==> flow/design.v <==
module fpadd (
    clk, reset, start,
    a, b,
    sum, 
    done
);
    input clk, reset, start;
    input [31:0] a, b;
    output [31:0] sum;
    output done;
    reg sign_a, sign_b, sign_r;
    reg [7:0] exp_a, exp_b, exp_r;
	reg [25:0] mant_a, mant_b;
    reg [25:0] mant_r;
	reg [31:0] sum;  
	reg done;
    reg [23:0] mant_sum;
    parameter IDLE = 3'b000;
    parameter SIGN = 3'b001;
    parameter SHIFT = 3'b010;
    parameter ADD = 3'b011;
	parameter RESSIGN = 3'b100;
    parameter NORM = 3'b101;
    parameter SEARCH = 3'b110;
	parameter FIN = 3'b111;
    reg[2:0] pres_state;
	always @(posedge clk) begin
	    if(reset) begin
			exp_a <= 0; exp_b <= 0; exp_r <= 0;
			mant_a <= 0; mant_b <= 0; mant_r <= 0;
			sign_a <= 0; sign_b <= 0; sign_r <= 0;
			done <= 0; sum <= 0; mant_sum <= 0;
    	end
    	else if(start) begin
	    	sign_a <= a[31];
	    	sign_b <= b[31];
			exp_a <= a[30:23];
			exp_b <= b[30:23];
			mant_a <= {3'b001, a[22:0]};  
			mant_b <= {3'b001, b[22:0]};  
	    	done <= 0;
	    	pres_state <= IDLE;
	    end
	    else begin
	    	case(pres_state)
			IDLE:  
	    	begin
		    	if ((exp_a == 8'b0) && (mant_a[22:0] == 22'b0 && mant_a[23] == 1'b1)) begin
					sum <= {sign_b, exp_b, mant_b[22:0]};
					done <= 1;
					pres_state <= FIN;
		    	end
	    		else if ((exp_b == 8'b0) && (mant_b[22:0] == 22'b0 && mant_b[23] == 1'b1)) begin
					sum <= {sign_a, exp_a, mant_a[22:0]};
					done <= 1;
					pres_state <= FIN;
		    	end
				else if (exp_a == 8'b11111111) begin
					sum <= {sign_a, exp_a, mant_a[22:0]};
					done <= 1;
					pres_state <= FIN;
				end
				else if (exp_b == 8'b11111111) begin
					sum <= {sign_b, exp_b, mant_b[22:0]};
					done <= 1;
					pres_state <= FIN;
				end
				else begin
					pres_state <= SIGN;
				end
			end	
			SIGN:  
			begin
				if (sign_a) begin
					mant_a <= ~mant_a + 1;
				end	
				if (sign_b) begin
					mant_b <= ~mant_b + 1;
				end	
				pres_state <= SHIFT;
			end
			SHIFT:  
			begin
				if(exp_a > exp_b) begin
					mant_b <= {sign_b, mant_b[25:1]};  
					exp_b <= exp_b + 1;
					exp_r <= exp_a;
				end
				else if(exp_a < exp_b) begin
					mant_a <= {sign_a, mant_a[25:1]};  
					exp_a <= exp_a + 1;
					exp_r <= exp_b;
				end
				else
					exp_r <= exp_a;
				pres_state <= (exp_a == exp_b) ? ADD : pres_state;
			end
			ADD:  
			begin
				mant_r <= mant_a + mant_b;
				pres_state <= RESSIGN;
			end
			RESSIGN:  
			begin
				if (mant_r[25] == 1) begin
					sign_r <= 1;
					mant_r <= -mant_r;
				end else begin
					sign_r <= 0;
				end
				pres_state <= NORM;
			end
			NORM:  
			begin
				if (mant_r == 0) begin
					exp_r <= 0;
					pres_state <= FIN;
				end else if ((mant_r[24] == 0) && (mant_r[23] == 1)) begin
					pres_state <= FIN;
				end else if (mant_r[24] == 1) begin
					mant_r <= mant_r >> 1;
					exp_r  <= exp_r + 1;
					pres_state <= FIN;
				end else
					pres_state <= SEARCH;
			end
			SEARCH:  
			begin
				if(mant_r[23] != 1) begin
					mant_r <= mant_r << 1;
					exp_r  <= exp_r - 1;
					pres_state <= SEARCH;
				end else
					pres_state <= FIN;
			end
			FIN:
			begin
				if (!done) begin
					sum <= {sign_r, exp_r, {mant_r[22:0]}};
					done <= 1;
				end
			end
			endcase
	    end
	end
endmodule
# Tool chain data of fpadd
# Tool output for the design above, in the order of the flow.
# Line numbers count from 1 in the design file above.
# Cell names lack the library's common part.
setup:
  top: "fpadd"
  clk_port: "clk"
  library: "sky130hd"
  lib_corner: "tt_025C_1v80"

# Elaborated design
# Source: Yosys, flattened and elaborated, memories not mapped. Widths are those after wreduce. Registers that Yosys merges into a memory's read port (data or address) are not register bits. Print and check cells do not count. Equal cells are merged and count once.
word_totals:
  regBits: 141
  latchBits: 0
  clocked_rd_ports_x_width: 0
  mem_count: 0
  romBits: 0
  ramBits: 0
  in_bits: 67
op_classes:
  add_sub_neg: 8
  equal: 31
  n_shift: 0
  cmp: 2
  bitwise: 5
  n_mul: 0
  div_mod_pow: 0
  reduce_logical: 36
  n_mux: 51
op_table:
  columns: ["cell", "count"]
  rows:
  - ["2-to-1 mux 26 bit", 10]
  - ["2-to-1 mux 32 bit", 5]
  - ["case mux 26 bit (select 4 bit)", 1]
  - ["2-to-1 mux 8 bit", 13]
  - ["case mux 26 bit (select 2 bit)", 2]
  - ["case mux 32 bit (select 2 bit)", 1]
  - ["adder 26 x 1 -> 26 bit (second input constant)", 2]
  - ["inverter 26 bit", 2]
  - ["2-to-1 mux 24 bit", 2]
  - ["logical NOT 23 bit", 2]
  - ["adder 26 bit", 1]
  - ["negation 26 bit", 1]
  - ["logical NOT 26 bit", 1]
  - ["!= test 2 bit (second input constant)", 12]
  - ["!= test 3 bit (second input constant)", 8]
  - ["adder 8 x 1 -> 8 bit (second input constant)", 3]
  - ["case mux 8 bit (select 3 bit)", 1]
  - ["case mux 3 bit (select 7 bit)", 1]
  - ["AND reduction 6 bit", 3]
  - ["equality test 8 bit (second input constant)", 2]
  - ["logical NOT 8 bit", 2]
  - ["2-to-1 mux 3 bit", 5]
  - ["equality test 3 bit (second input constant)", 4]
  - ["AND reduction 3 bit", 4]
  - ["AND reduction 4 bit", 3]
  - ["nonzero test 2 bit", 5]
  - ["2-to-1 mux 1 bit", 9]
  - ["subtractor 8 x 1 -> 8 bit (second input constant)", 1]
# Other operator kinds: 17; their cells: 27.

# Depth
# Depth = most cells in a row (Yosys ltp): at word level without a register or memory, in the mapped netlist without a sequential cell, where the memories' decode and read muxes count.
logic_depth:
  ltp_word: 6
  abc_area: 0
  depth_mapped: 12

# Synthesis result
# Yosys stat after the flow's synthesis: flattened, memories mapped to cells. It holds for the ABC_AREA given above (unset counts as 0); a run with the other value may have another netlist.
synth_totals:
  cell_count: 1472
  area_um2: 10935.5
  sequential_area_um2: 2932.8
  ffs: 146
by_type:
  columns: ["type", "count", "area_total_um2"]
  rows:
  - ["dfxtp_1", 145, 2.9E+03]
  - ["ha_1", 42, 525.504]
  - ["a21oi_1", 104, 520.499]
  - ["o21ai_0", 99, 495.475]
  - ["nand2_1", 129, 484.214]
  - ["nor2_1", 125, 469.2]
  - ["clkbuf_1", 97, 364.099]
  - ["xnor2_1", 32, 280.269]
  - ["inv_1", 72, 270.259]
  - ["o22ai_1", 42, 262.752]
  - ["nor3_1", 52, 260.25]
  - ["or3_1", 41, 256.496]
  - ["o221ai_1", 28, 245.235]
  - ["a221oi_1", 25, 218.96]
  - ["a211oi_1", 27, 202.694]
  - ["nand3_1", 38, 190.182]
  - ["mux2i_1", 18, 180.173]
  - ["a222oi_1", 15, 150.144]
# Not listed: further types 60, cells in them 341.

# Timing after synthesis
# Source: OpenSTA report_checks on the synthesized netlist (no wires, ideal clock, input and output delay 20% of the period each), path of least setup slack; recovery checks are left aside. Register names are those of the netlist, which keeps one name where synthesis merged equal registers.
synth_timing:
  path_type: "reg2reg"
  from: "reg exp_b[3]"
  to: "reg exp_r[5]"
  driving_pins: 10
  setup_slack_ps: 2173
  clock_period_ps: 5000
  path_delay_ps: 2827
  setup_time_ps: 130
  t_arrival_ps: 2697
  required_ps: 4870
  period_less_setup_slack_ps: 2827
# "path_delay_ps" is the arrival time less input delay plus setup time.
# "driving_pins" counts driving pins, that of a launching flip-flop among them; a cell with two outputs on the path counts twice.
# "period_less_setup_slack_ps" is the clock period less the worst setup slack; recovery checks do not enter. This is arithmetic on one report: input and output delays are still those of the set period (20% each).
# Between the ends stands the longest chain of elaborated cells between them, by number of cells; it is not shown to be the way that was timed. Of several equally long chains one is given.
# Each line given opens the expression or statement behind the cell; cells for indexed reads and writes are added by Yosys, which also makes memories of some case tables.
# A register here has more assigning lines than the two given.
synth_between:
  path_cell_list: "dfxtp_1 inv_1 ha_1 a21oi_1 nor2b_1 o31ai_1 nand2_1 mux2_2 a211oi_1 o32ai_1"
  elab_chain_len: 4
  cells_between: 5
  lines_between: 3
synth_lines:
  columns: ["item", "line_no", "source"]
  rows:
  - ["from (decl)", 12, "reg [7:0] exp_a, exp_b, exp_r;"]
  - ["from (assign)", 38, "exp_b <= b[30:23];"]
  - ["from (assign)", 86, "exp_b <= exp_b + 1;"]
  - ["less-than comparator 8 bit", 89, "else if(exp_a < exp_b) begin"]
  - ["2-to-1 mux 8 bit", 89, null]
  - ["2-to-1 mux 8 bit", 84, "if(exp_a > exp_b) begin"]
  - ["case mux 8 bit (select 3 bit)", 45, "case(pres_state)"]
  - ["to (assign)", 87, "exp_r <= exp_a;"]
  - ["to (assign)", 92, "exp_r <= exp_b;"]
  - ["to (decl)", 12, null]

# Timing after layout
# Path of least setup slack in the final report of job 2 (OpenROAD, finished layout, wires in). Where an end is a register, its clock arrival counts in the times.
# The report prints the path's times to 10 ps; the period is as set.
layout_timing:
  path_type: "reg2reg"
  from: "reg mant_b[7]"
  to: "reg sum[1]"
  required_ps: 2760
  setup_time_ps: 110
  clock_period_ps: 2380
  setup_slack_ps: -390
  driving_pins: 10
  t_arrival_ps: 3150
# Between the ends stands the longest chain of elaborated cells between them, by number of cells; it is not shown to be the way that was timed. Of several equally long chains one is given.
# A register here has more assigning lines than the two given.
layout_between:
  path_cell_list: "dfxtp_2 or4_4 or4_4 nor4_4 buf_4 o41ai_4 a211o_1 nand2_4 clkbuf_16 o22ai_1"
  elab_chain_len: 6
  cells_between: 8
  lines_between: 3
layout_lines:
  columns: ["item", "line_no", "source"]
  rows:
  - ["from (decl)", 13, "reg [25:0] mant_a, mant_b;"]
  - ["from (assign)", 40, "mant_b <= {3'b001, b[22:0]};"]
  - ["from (assign)", 78, "mant_b <= ~mant_b + 1;"]
  - ["logical NOT 23 bit", 53, "else if ((exp_b == 8'b0) && (mant_b[22:0] == 22'b0 && mant_b[23] == 1'b1)) begin"]
  - ["logical AND 1 bit (2 in a row)", 53, null]
  - ["2-to-1 mux 32 bit", 53, null]
  - ["2-to-1 mux 32 bit", 48, "if ((exp_a == 8'b0) && (mant_a[22:0] == 22'b0 && mant_a[23] == 1'b1)) begin"]
  - ["case mux 32 bit (select 2 bit)", 45, "case(pres_state)"]
  - ["to (assign)", 49, "sum <= {sign_b, exp_b, mant_b[22:0]};"]
  - ["to (assign)", 54, "sum <= {sign_a, exp_a, mant_a[22:0]};"]
  - ["to (decl)", 9, "output [31:0] sum;"]

Memo
Re: implementation data of fpadd

Design fpadd on sky130hd. What follows are 4 stored runs of the flow, each under its own settings; their order means nothing. The constraints put input and output delay at 20% of the set period each and load the outputs with 0.01 pF.
By "achievedPeriod_ps" is meant the clock period of the run minus its worst setup slack. This is arithmetic on one report: input and output delays are still those of the set period (20% each).
"worst_setup_path_time_ps": the worst setup path's part of the clock period (all of it between registers, 20% less for each end at a port) less its slack. A launch clock that arrives late makes it longer, a capture clock that arrives late makes it shorter.
By "total_power_uw" is meant OpenSTA's value without simulated activity: inputs other than the clock are taken to toggle once in ten clock periods, and the tool carries that through the logic.
"worst_setup_path_time_ps" is given in steps of 10 ps.

--- job 1 ---
==> flow/run.sh <==
#!/bin/bash
# the make line also repeats the synthesis and layout settings of config.mk as NAME=value (left out here)
make -C /OpenROAD-flow-scripts/flow DESIGN_CONFIG=/design/flow/config.mk WORK_HOME=/design/flow/orfs CLKGATE_MAP_FILE= finish
==> flow/config.mk <==
export PLATFORM = sky130hd
export DESIGN_NAME = fpadd
export DESIGN_NICKNAME = fpadd
export VERILOG_FILES = /design/flow/design.v
export SDC_FILE = /design/flow/constraint.sdc
export NUM_CORES = 4
export LEC_CHECK = 0
export ABC_AREA = 0
export CAP_MARGIN = 40
export CELL_PAD_IN_SITES_DETAIL_PLACEMENT = 2
export CORE_MARGIN = 6
export CORE_UTILIZATION = 72
export CTS_CLUSTER_DIAMETER = 123
export GPL_ROUTABILITY_DRIVEN = 0
export GPL_TIMING_DRIVEN = 0
export MAX_ROUTING_LAYER = met5
export SETUP_SLACK_MARGIN = 0.25
export SLEW_MARGIN = 20
==> flow/constraint.sdc <==
create_clock -name core_clock -period 4.55 [get_ports {clk}]
set_input_delay 0.9100 -clock core_clock [delete_from_list [all_inputs] [get_ports {clk}]]
set_output_delay 0.9100 -clock core_clock [all_outputs]
set_load 0.01 [all_outputs]

==> results, as YAML <==
outcome: "not finished: placement ended with a tool error"

--- job 2 ---
==> flow/run.sh <==
#!/bin/bash
# the make line also repeats the synthesis and layout settings of config.mk as NAME=value (left out here)
make -C /OpenROAD-flow-scripts/flow DESIGN_CONFIG=/design/flow/config.mk WORK_HOME=/design/flow/orfs CLKGATE_MAP_FILE= finish
==> flow/config.mk <==
export PLATFORM = sky130hd
export DESIGN_NAME = fpadd
export DESIGN_NICKNAME = fpadd
export VERILOG_FILES = /design/flow/design.v
export SDC_FILE = /design/flow/constraint.sdc
export NUM_CORES = 4
export LEC_CHECK = 0
export ABC_AREA = 0
export CAP_MARGIN = 20
export CELL_PAD_IN_SITES_DETAIL_PLACEMENT = 0
export CORE_MARGIN = 2
export CORE_UTILIZATION = 17
export CTS_CLUSTER_SIZE = 39
export GPL_TIMING_DRIVEN = 1
export MAX_ROUTING_LAYER = met4
export MIN_ROUTING_LAYER = met1
export PLACE_DENSITY_LB_ADDON = 0.06
export SLEW_MARGIN = 20
export TNS_END_PERCENT = 100
==> flow/constraint.sdc <==
create_clock -name core_clock -period 2.38 [get_ports {clk}]
set_input_delay 0.4760 -clock core_clock [delete_from_list [all_inputs] [get_ports {clk}]]
set_output_delay 0.4760 -clock core_clock [all_outputs]
set_load 0.01 [all_outputs]

==> results, as YAML <==
results:
  achievedPeriod_ps: 2773
  final_cell_area_um2: 17849.6
  total_negative_slack_ps: -14392
  fin_ws_ps: -393
  yosys.chip_area_um2: 10935.5
  final_hold_ws_ps: 348
  total_power_uw: 10874
  worst_setup_path_time_ps: 2770
  timing.worst_path_kind: "reg2reg"
  post_route_util_pct: 28.2
  design.die.area_um2: 66370.6

--- job 3 ---
==> flow/run.sh <==
#!/bin/bash
# the make line also repeats the synthesis and layout settings of config.mk as NAME=value (left out here)
make -C /OpenROAD-flow-scripts/flow DESIGN_CONFIG=/design/flow/config.mk WORK_HOME=/design/flow/orfs CLKGATE_MAP_FILE= finish
==> flow/config.mk <==
export PLATFORM = sky130hd
export DESIGN_NAME = fpadd
export DESIGN_NICKNAME = fpadd
export VERILOG_FILES = /design/flow/design.v
export SDC_FILE = /design/flow/constraint.sdc
export NUM_CORES = 4
export LEC_CHECK = 0
export ABC_AREA = 0
export CAP_MARGIN = 15
export CELL_PAD_IN_SITES_DETAIL_PLACEMENT = 2
export CORE_ASPECT_RATIO = 1.88
export CORE_MARGIN = 9
export CORE_UTILIZATION = 55
export CTS_CLUSTER_DIAMETER = 53
export CTS_CLUSTER_SIZE = 20
export GPL_ROUTABILITY_DRIVEN = 0
export GPL_TIMING_DRIVEN = 0
export HOLD_SLACK_MARGIN = 0.07
export MAX_ROUTING_LAYER = met5
export MIN_ROUTING_LAYER = met1
export PLACE_DENSITY = 0.53
export SETUP_SLACK_MARGIN = 0.77
export SLEW_MARGIN = 20
export TNS_END_PERCENT = 45
==> flow/constraint.sdc <==
create_clock -name core_clock -period 3.11 [get_ports {clk}]
set_input_delay 0.6220 -clock core_clock [delete_from_list [all_inputs] [get_ports {clk}]]
set_output_delay 0.6220 -clock core_clock [all_outputs]
set_load 0.01 [all_outputs]

==> results, as YAML <==
outcome: "not finished: placement ended with error DPL-0033"

--- job 4 ---
==> flow/run.sh <==
#!/bin/bash
# the make line also repeats the synthesis and layout settings of config.mk as NAME=value (left out here)
make -C /OpenROAD-flow-scripts/flow DESIGN_CONFIG=/design/flow/config.mk WORK_HOME=/design/flow/orfs CLKGATE_MAP_FILE= finish
==> flow/config.mk <==
export PLATFORM = sky130hd
export DESIGN_NAME = fpadd
export DESIGN_NICKNAME = fpadd
export VERILOG_FILES = /design/flow/design.v
export SDC_FILE = /design/flow/constraint.sdc
export NUM_CORES = 4
export LEC_CHECK = 0
export ABC_AREA = 0
export CAP_MARGIN = 5
export CELL_PAD_IN_SITES_DETAIL_PLACEMENT = 0
export CORE_MARGIN = 5
export CORE_UTILIZATION = 72
export CTS_CLUSTER_DIAMETER = 123
export GPL_ROUTABILITY_DRIVEN = 0
export GPL_TIMING_DRIVEN = 0
export MAX_ROUTING_LAYER = met5
export SETUP_SLACK_MARGIN = 0.25
export SLEW_MARGIN = 20
==> flow/constraint.sdc <==
create_clock -name core_clock -period 4.55 [get_ports {clk}]
set_input_delay 0.9100 -clock core_clock [delete_from_list [all_inputs] [get_ports {clk}]]
set_output_delay 0.9100 -clock core_clock [all_outputs]
set_load 0.01 [all_outputs]

==> results, as YAML <==
results:
  total_negative_slack_ps: 0
  achievedPeriod_ps: 3738
  final_hold_ws_ps: 475
  fin_ws_ps: 812
  design.die.area_um2: 17752.9
  final_cell_area_um2: 12799.8
  post_route_util_pct: 85.1
  yosys.chip_area_um2: 10935.5
  total_power_uw: 4639
  worst_setup_path_time_ps: 2830
  timing.worst_path_kind: "in2reg"
